==> flow/design.v <==
module buck_v1_0 #(
  parameter model_data_width = 25,
  parameter model_decimal_width = 16
)(
  input aclk, 
  input resetn, 
  input clock_enable,
  input pwm, 
  input signed [model_data_width-1:0] input_voltage,
  input signed [model_data_width-1:0] period_inductor,
  input signed [model_data_width-1:0] period_capacitor,
  input signed [model_data_width-1:0] inverse_resistor,
  output reg signed [model_data_width-1:0] inductor_current,
  output signed [model_data_width-1:0] capacitor_current,
  output signed [model_data_width-1:0] output_current,
  output reg signed [model_data_width-1:0] output_voltage  
);
  wire signed [model_data_width-1:0] voltage_diff;  
  wire signed [(model_data_width*2)-1:0] voltage_diff_intl_2width;  
  wire signed [model_data_width-1:0] voltage_diff_intl;  
  wire signed [(model_data_width*2)-1:0] capacitor_current_intc_2width;  
  wire signed [model_data_width-1:0] capacitor_current_intc;  
  wire signed [(model_data_width*2)-1:0] output_current_2width;  
  assign voltage_diff = pwm? input_voltage - output_voltage: -output_voltage;
  assign voltage_diff_intl_2width = voltage_diff * period_inductor;
  assign voltage_diff_intl = voltage_diff_intl_2width >>> model_decimal_width;
  always @(posedge aclk)
    if (!resetn)
      inductor_current <= 0;
    else 
      if (clock_enable)
        inductor_current <= inductor_current + voltage_diff_intl;
  assign capacitor_current = inductor_current - output_current;
  assign capacitor_current_intc_2width = capacitor_current * period_capacitor;
  assign capacitor_current_intc = capacitor_current_intc_2width >>> model_decimal_width;
  always @(posedge aclk)
    if (!resetn)
      output_voltage <= 0;
    else 
      if (clock_enable)
        output_voltage <= output_voltage + capacitor_current_intc;
  assign output_current_2width = output_voltage * inverse_resistor;
  assign output_current = output_current_2width >>> model_decimal_width;
endmodule
Reports on buck_v1_0

Tool output for the design above, in the order of the flow.
Line numbers count from 1 in the design file above.
Operators: Yosys type, input widths -> output width; for muxes data width and select width s.
Not given: --

Top module: buck_v1_0
Clock input: aclk
Standard-cell library: sky130hd
Timing corner: tt_025C_1v80

After elaboration

Counts by Yosys on the flattened word-level netlist (proc, flatten, opt, wreduce; memories kept). Register bits leave out memories and registers merged into their read ports (data or address); mux counts leave out enables and synchronous resets folded into registers. Print and check cells are left out. Cells with the same type and inputs are merged into one.

Input bits: 104
Bits in read-only memories: 0
Bits in writable memories: 0
Memory cells: 0
Bits in latches: 0
Elaborated cells: 11
Output and inout bits: 100
Clocked read ports x word width: 0
Register bits: 50

Add/subtract/negate cells: 5
Bitwise logic cells: 0
Muxes and demuxes: 1
Equality and inequality tests: 0
Shift-type cells: 0
Divide/modulo/power cells: 0
Order comparisons: 0
Reductions and logical operators: 0
Multipliers: 3

Operators with widths:

| cell           | count |
| $mul 25x25->41 | 3 |
| $add 25x25->25 | 2 |
| $sub 25x25->25 | 2 |
| $neg 25->25    | 1 |
| $mux 25        | 1 |

Depth

Longest topological path by Yosys (ltp), each cell counted once; first at word level (registers and memories cut), then after technology mapping (sequential cells cut; the memories' decode and read muxes count).

Depth in word-level cells: 4
ABC_AREA: 0
Gate-level depth with buffers: 84
Gate-level depth less buffers: 81

After synthesis

Source: synth_stat.txt of the flow (Yosys; design flattened, memories mapped). It holds for the ABC_AREA given above (unset counts as 0); a run with the other value may have another netlist.
The area totals of this step are shown rounded.

Mapped area: 64030 um2
Buffers: 333
Standard cells after synthesis: 7210
Sequential area: 1001 um2
Flip-flop cells: 50

Cells by type:

| cell                      | count | area in all (um2) |
| sky130_fd_sc_hd__fa_1     | 1660  | 3.32E+04 |
| sky130_fd_sc_hd__inv_1    | 1879  | 7.05E+03 |
| sky130_fd_sc_hd__ha_1     | 482   | 6.03E+03 |
| sky130_fd_sc_hd__and2_1   | 741   | 4.64E+03 |
| sky130_fd_sc_hd__nand2_1  | 999   | 3.75E+03 |
| sky130_fd_sc_hd__xnor2_1  | 184   | 1.61E+03 |
| sky130_fd_sc_hd__clkbuf_1 | 322   | 1.21E+03 |
| sky130_fd_sc_hd__dfxtp_1  | 50    | 1000.96 |
| sky130_fd_sc_hd__nor2_1   | 186   | 698.17 |
| sky130_fd_sc_hd__a21oi_1  | 117   | 585.562 |
| sky130_fd_sc_hd__nor2b_1  | 61    | 381.616 |
| sky130_fd_sc_hd__xor2_1   | 39    | 341.578 |
| sky130_fd_sc_hd__o21a_1   | 42    | 315.302 |
| sky130_fd_sc_hd__mux2i_1  | 31    | 310.298 |
| sky130_fd_sc_hd__a21o_1   | 38    | 285.274 |
| sky130_fd_sc_hd__nand2b_1 | 45    | 281.52 |
| sky130_fd_sc_hd__o21ai_0  | 43    | 215.206 |
| sky130_fd_sc_hd__nor3_1   | 37    | 185.178 |

Not listed: further types 56, cells in them 254.

Worst setup path after synthesis

OpenSTA on the mapped netlist: ideal clock, no wires. The path of least setup slack (recovery checks aside). Input and output delay are each 20% of the period. Register names are those of the netlist, which keeps one name where synthesis merged equal registers.

Path kind: input to register
Start point: input port inverse_resistor[4]
End point: register output_voltage[24]
Path slack: 5.886 ns
Path buffers: 2
Clock period: 28.0 ns
Data arrival time: 22.043 ns
Stages on the path: 72
Delay of the path: 16.514 ns
Required time: 27.929 ns
Setup time: 0.071 ns
Launch time at the first pin: 5.600 ns
Period reached after synthesis: 22.114 ns

"delay of the path" is the arrival time less input delay plus setup time.
"stages on the path": output pins that drive a net of the path, with the launching flip-flop's if there is one; two outputs of one cell count as two.
"period reached after synthesis" is the clock period less the worst setup slack; recovery checks do not enter. This is arithmetic on one report: input and output delays are still those of the set period (20% each).
Between the ends stands the longest chain of elaborated cells between them, by number of cells; it is not shown to be the way that was timed. Of several equally long chains one is given.
Each line given opens the expression or statement behind the cell; cells for indexed reads and writes are added by Yosys, which also makes memories of some case tables.

Path through: sky130_fd_sc_hd__clkbuf_1 sky130_fd_sc_hd__nand2_1 sky130_fd_sc_hd__fa_1 sky130_fd_sc_hd__fa_1 sky130_fd_sc_hd__fa_1 sky130_fd_sc_hd__inv_1 sky130_fd_sc_hd__ha_1 sky130_fd_sc_hd__fa_1 sky130_fd_sc_hd__fa_1 sky130_fd_sc_hd__inv_1 sky130_fd_sc_hd__fa_1 sky130_fd_sc_hd__inv_1 sky130_fd_sc_hd__ha_1 sky130_fd_sc_hd__a21oi_1 sky130_fd_sc_hd__a2bb2oi_1 sky130_fd_sc_hd__o211ai_1 sky130_fd_sc_hd__a221oi_1 sky130_fd_sc_hd__a21oi_1 [... 36 more ...] sky130_fd_sc_hd__xnor2_1 sky130_fd_sc_hd__ha_1 sky130_fd_sc_hd__or3_1 sky130_fd_sc_hd__a311o_1 sky130_fd_sc_hd__a31oi_1 sky130_fd_sc_hd__nor2b_1 sky130_fd_sc_hd__nor3_1 sky130_fd_sc_hd__o21ai_1 sky130_fd_sc_hd__a31oi_1 sky130_fd_sc_hd__nor2b_1 sky130_fd_sc_hd__o21a_1 sky130_fd_sc_hd__nor2_1 sky130_fd_sc_hd__nor2b_1 sky130_fd_sc_hd__o21ai_0 sky130_fd_sc_hd__nand2b_1 sky130_fd_sc_hd__and3_1 sky130_fd_sc_hd__or4_1 sky130_fd_sc_hd__a21oi_1
Length of the longest elaborated chain: 4
Elaborated cells between the ends (all ways): 4
Classes of those cells: add/sub (2); mul (2)

Ends and longest elaborated chain, post-synthesis:

| item               | line | source |
| start: declaration | 12   | `input signed [model_data_width-1:0] inverse_resistor,` |
| $mul 25x25->41     | 42   | `assign output_current_2width = output_voltage * inverse_resistor;` |
| $sub 25x25->25     | 33   | `assign capacitor_current = inductor_current - output_current;` |
| $mul 25x25->41     | 34   | `assign capacitor_current_intc_2width = capacitor_current * period_capacitor;` |
| $add 25x25->25     | 41   | `output_voltage <= output_voltage + capacitor_current_intc;` |
| end: assignment    | 38   | `output_voltage <= 0;` |
| end: assignment    | 41   |  |
| end: declaration   | 16   | `output reg signed [model_data_width-1:0] output_voltage` |

Path in the finished layout

From the final timing report of record 2: the path of least setup slack in the routed layout; clock arrival at registers is part of the times.

Path kind: input to register
Start point: input port inverse_resistor[1]
End point: register output_voltage[24]
Clock period: 16.1 ns
Path buffers: 7
Path slack: -3.47 ns
Data arrival time: 19.84 ns
Stages on the path: 74
Required time: 16.38 ns
Launch time at the first pin: 3.22 ns
Setup time: 0.06 ns

Between the ends stands the longest chain of elaborated cells between them, by number of cells; it is not shown to be the way that was timed. Of several equally long chains one is given.

Path through: sky130_fd_sc_hd__buf_12 sky130_fd_sc_hd__buf_12 sky130_fd_sc_hd__buf_4 sky130_fd_sc_hd__and2_4 sky130_fd_sc_hd__fa_1 sky130_fd_sc_hd__inv_1 sky130_fd_sc_hd__fa_1 sky130_fd_sc_hd__inv_2 sky130_fd_sc_hd__fa_2 sky130_fd_sc_hd__ha_4 sky130_fd_sc_hd__fa_1 sky130_fd_sc_hd__inv_2 sky130_fd_sc_hd__fa_2 sky130_fd_sc_hd__inv_1 sky130_fd_sc_hd__fa_2 sky130_fd_sc_hd__ha_4 sky130_fd_sc_hd__a21oi_2 sky130_fd_sc_hd__a2bb2oi_2 [... 38 more ...] sky130_fd_sc_hd__xnor2_1 sky130_fd_sc_hd__ha_2 sky130_fd_sc_hd__or3_1 sky130_fd_sc_hd__a311o_1 sky130_fd_sc_hd__a31oi_2 sky130_fd_sc_hd__nor2b_1 sky130_fd_sc_hd__nor3_2 sky130_fd_sc_hd__o21ai_1 sky130_fd_sc_hd__a31oi_1 sky130_fd_sc_hd__nor2b_1 sky130_fd_sc_hd__o21a_1 sky130_fd_sc_hd__nor2_2 sky130_fd_sc_hd__nor2b_1 sky130_fd_sc_hd__o21ai_1 sky130_fd_sc_hd__nand2b_1 sky130_fd_sc_hd__and3_1 sky130_fd_sc_hd__or4_1 sky130_fd_sc_hd__a21oi_1
Length of the longest elaborated chain: 4
Elaborated cells between the ends (all ways): 4
Classes of those cells: add/sub (2); mul (2)

Ends and longest elaborated chain, post-layout:

| item               | line | source |
| start: declaration | 12   | `input signed [model_data_width-1:0] inverse_resistor,` |
| $mul 25x25->41     | 42   | `assign output_current_2width = output_voltage * inverse_resistor;` |
| $sub 25x25->25     | 33   | `assign capacitor_current = inductor_current - output_current;` |
| $mul 25x25->41     | 34   | `assign capacitor_current_intc_2width = capacitor_current * period_capacitor;` |
| $add 25x25->25     | 41   | `output_voltage <= output_voltage + capacitor_current_intc;` |
| end: assignment    | 38   | `output_voltage <= 0;` |
| end: assignment    | 41   |  |
| end: declaration   | 16   | `output reg signed [model_data_width-1:0] output_voltage` |

5 stored runs of buck_v1_0 in the flow (synthesis by Yosys, layout by OpenROAD, sky130hd cells), in arbitrary order. Constraints: input delay and output delay 20% of the set period each, output load 0.01 pF.
"achieved period" = clock period - worst setup slack. The figure is calculated, with input and output delays left at 20% of the set period.
By "worst path time" is meant the share of the clock period that the worst setup path is allowed (20% is reserved at inputs, 20% at outputs), minus its slack. Clock arrival times at its registers enter into it.
Results are given in rounded form.
A setting shown as -- is not set for that run.
Results: -- = not shown.

| name                                  | record 1 | record 2          | record 3          | record 4          | record 5          |
| ABC_AREA                              | 1        | --                | 1                 | 1                 | 1                 |
| CAP_MARGIN                            | 0        | 25                | 0                 | 20                | 20                |
| CELL_PAD_IN_SITES_DETAIL_PLACEMENT    | 2        | --                | 2                 | 2                 | --                |
| CELL_PAD_IN_SITES_GLOBAL_PLACEMENT    | 2        | --                | 1                 | 2                 | 2                 |
| CORE_MARGIN                           | 6        | 2                 | 2                 | 5                 | 10                |
| CORE_UTILIZATION                      | 54       | 33                | 36                | 40                | 40                |
| CTS_CLUSTER_DIAMETER                  | 297      | --                | 122               | 391               | --                |
| GPL_ROUTABILITY_DRIVEN                | 1        | 0                 | --                | --                | --                |
| GPL_TIMING_DRIVEN                     | 0        | --                | --                | 1                 | 0                 |
| HOLD_SLACK_MARGIN                     | 0.19     | --                | --                | --                | --                |
| MAX_ROUTING_LAYER                     | met4     | --                | --                | met4              | met4              |
| MIN_ROUTING_LAYER                     | met1     | --                | --                | --                | --                |
| PLACE_DENSITY_LB_ADDON                | 0.16     | --                | 0.26              | --                | --                |
| SETUP_SLACK_MARGIN                    | 0.93     | -1.37             | 4.76              | --                | --                |
| TNS_END_PERCENT                       | 80       | 15                | --                | 80                | --                |
| period_ns                             | 19.4     | 16.1              | 27.5              | 18.7              | 28.0              |
| SLEW_MARGIN                           | 20       | 10                | 20                | 20                | 30                |
| CORE_ASPECT_RATIO                     | --       | 1.44              | 0.56              | --                | --                |
| CTS_CLUSTER_SIZE                      | --       | 21                | 34                | 47                | --                |
| worst path time (ns)                  | --       | 16.35             | 16.84             | 15.90             | 20.08             |
| worst setup path kind                 | --       | input to register | input to register | input to register | input to register |
| standard-cell area after layout (um2) | --       | 75020             | 73210             | 79580             | 71480             |
| worst setup slack after layout (ns)   | --       | -3.465            | 5.156             | -0.942            | 2.316             |
| achieved period (ns)                  | --       | 19.565            | 22.344            | 19.642            | 25.684            |
| utilization (%)                       | --       | 38.8              | 39.7              | 48.1              | 43.2              |
| total die area (um2)                  | --       | 197600            | 188800            | 174900            | 183400            |
| summed negative setup slack (ns)      | --       | -44.20            | 0.000             | -5.352            | 0.000             |
| worst hold slack after layout (ns)    | --       | 0.580             | 0.672             | 0.582             | 0.533             |
| Yosys chip area after synthesis (um2) | --       | 64030             | 66670             | 66670             | 66670             |

Record 1: stopped before the end: placement reported FLW-0024
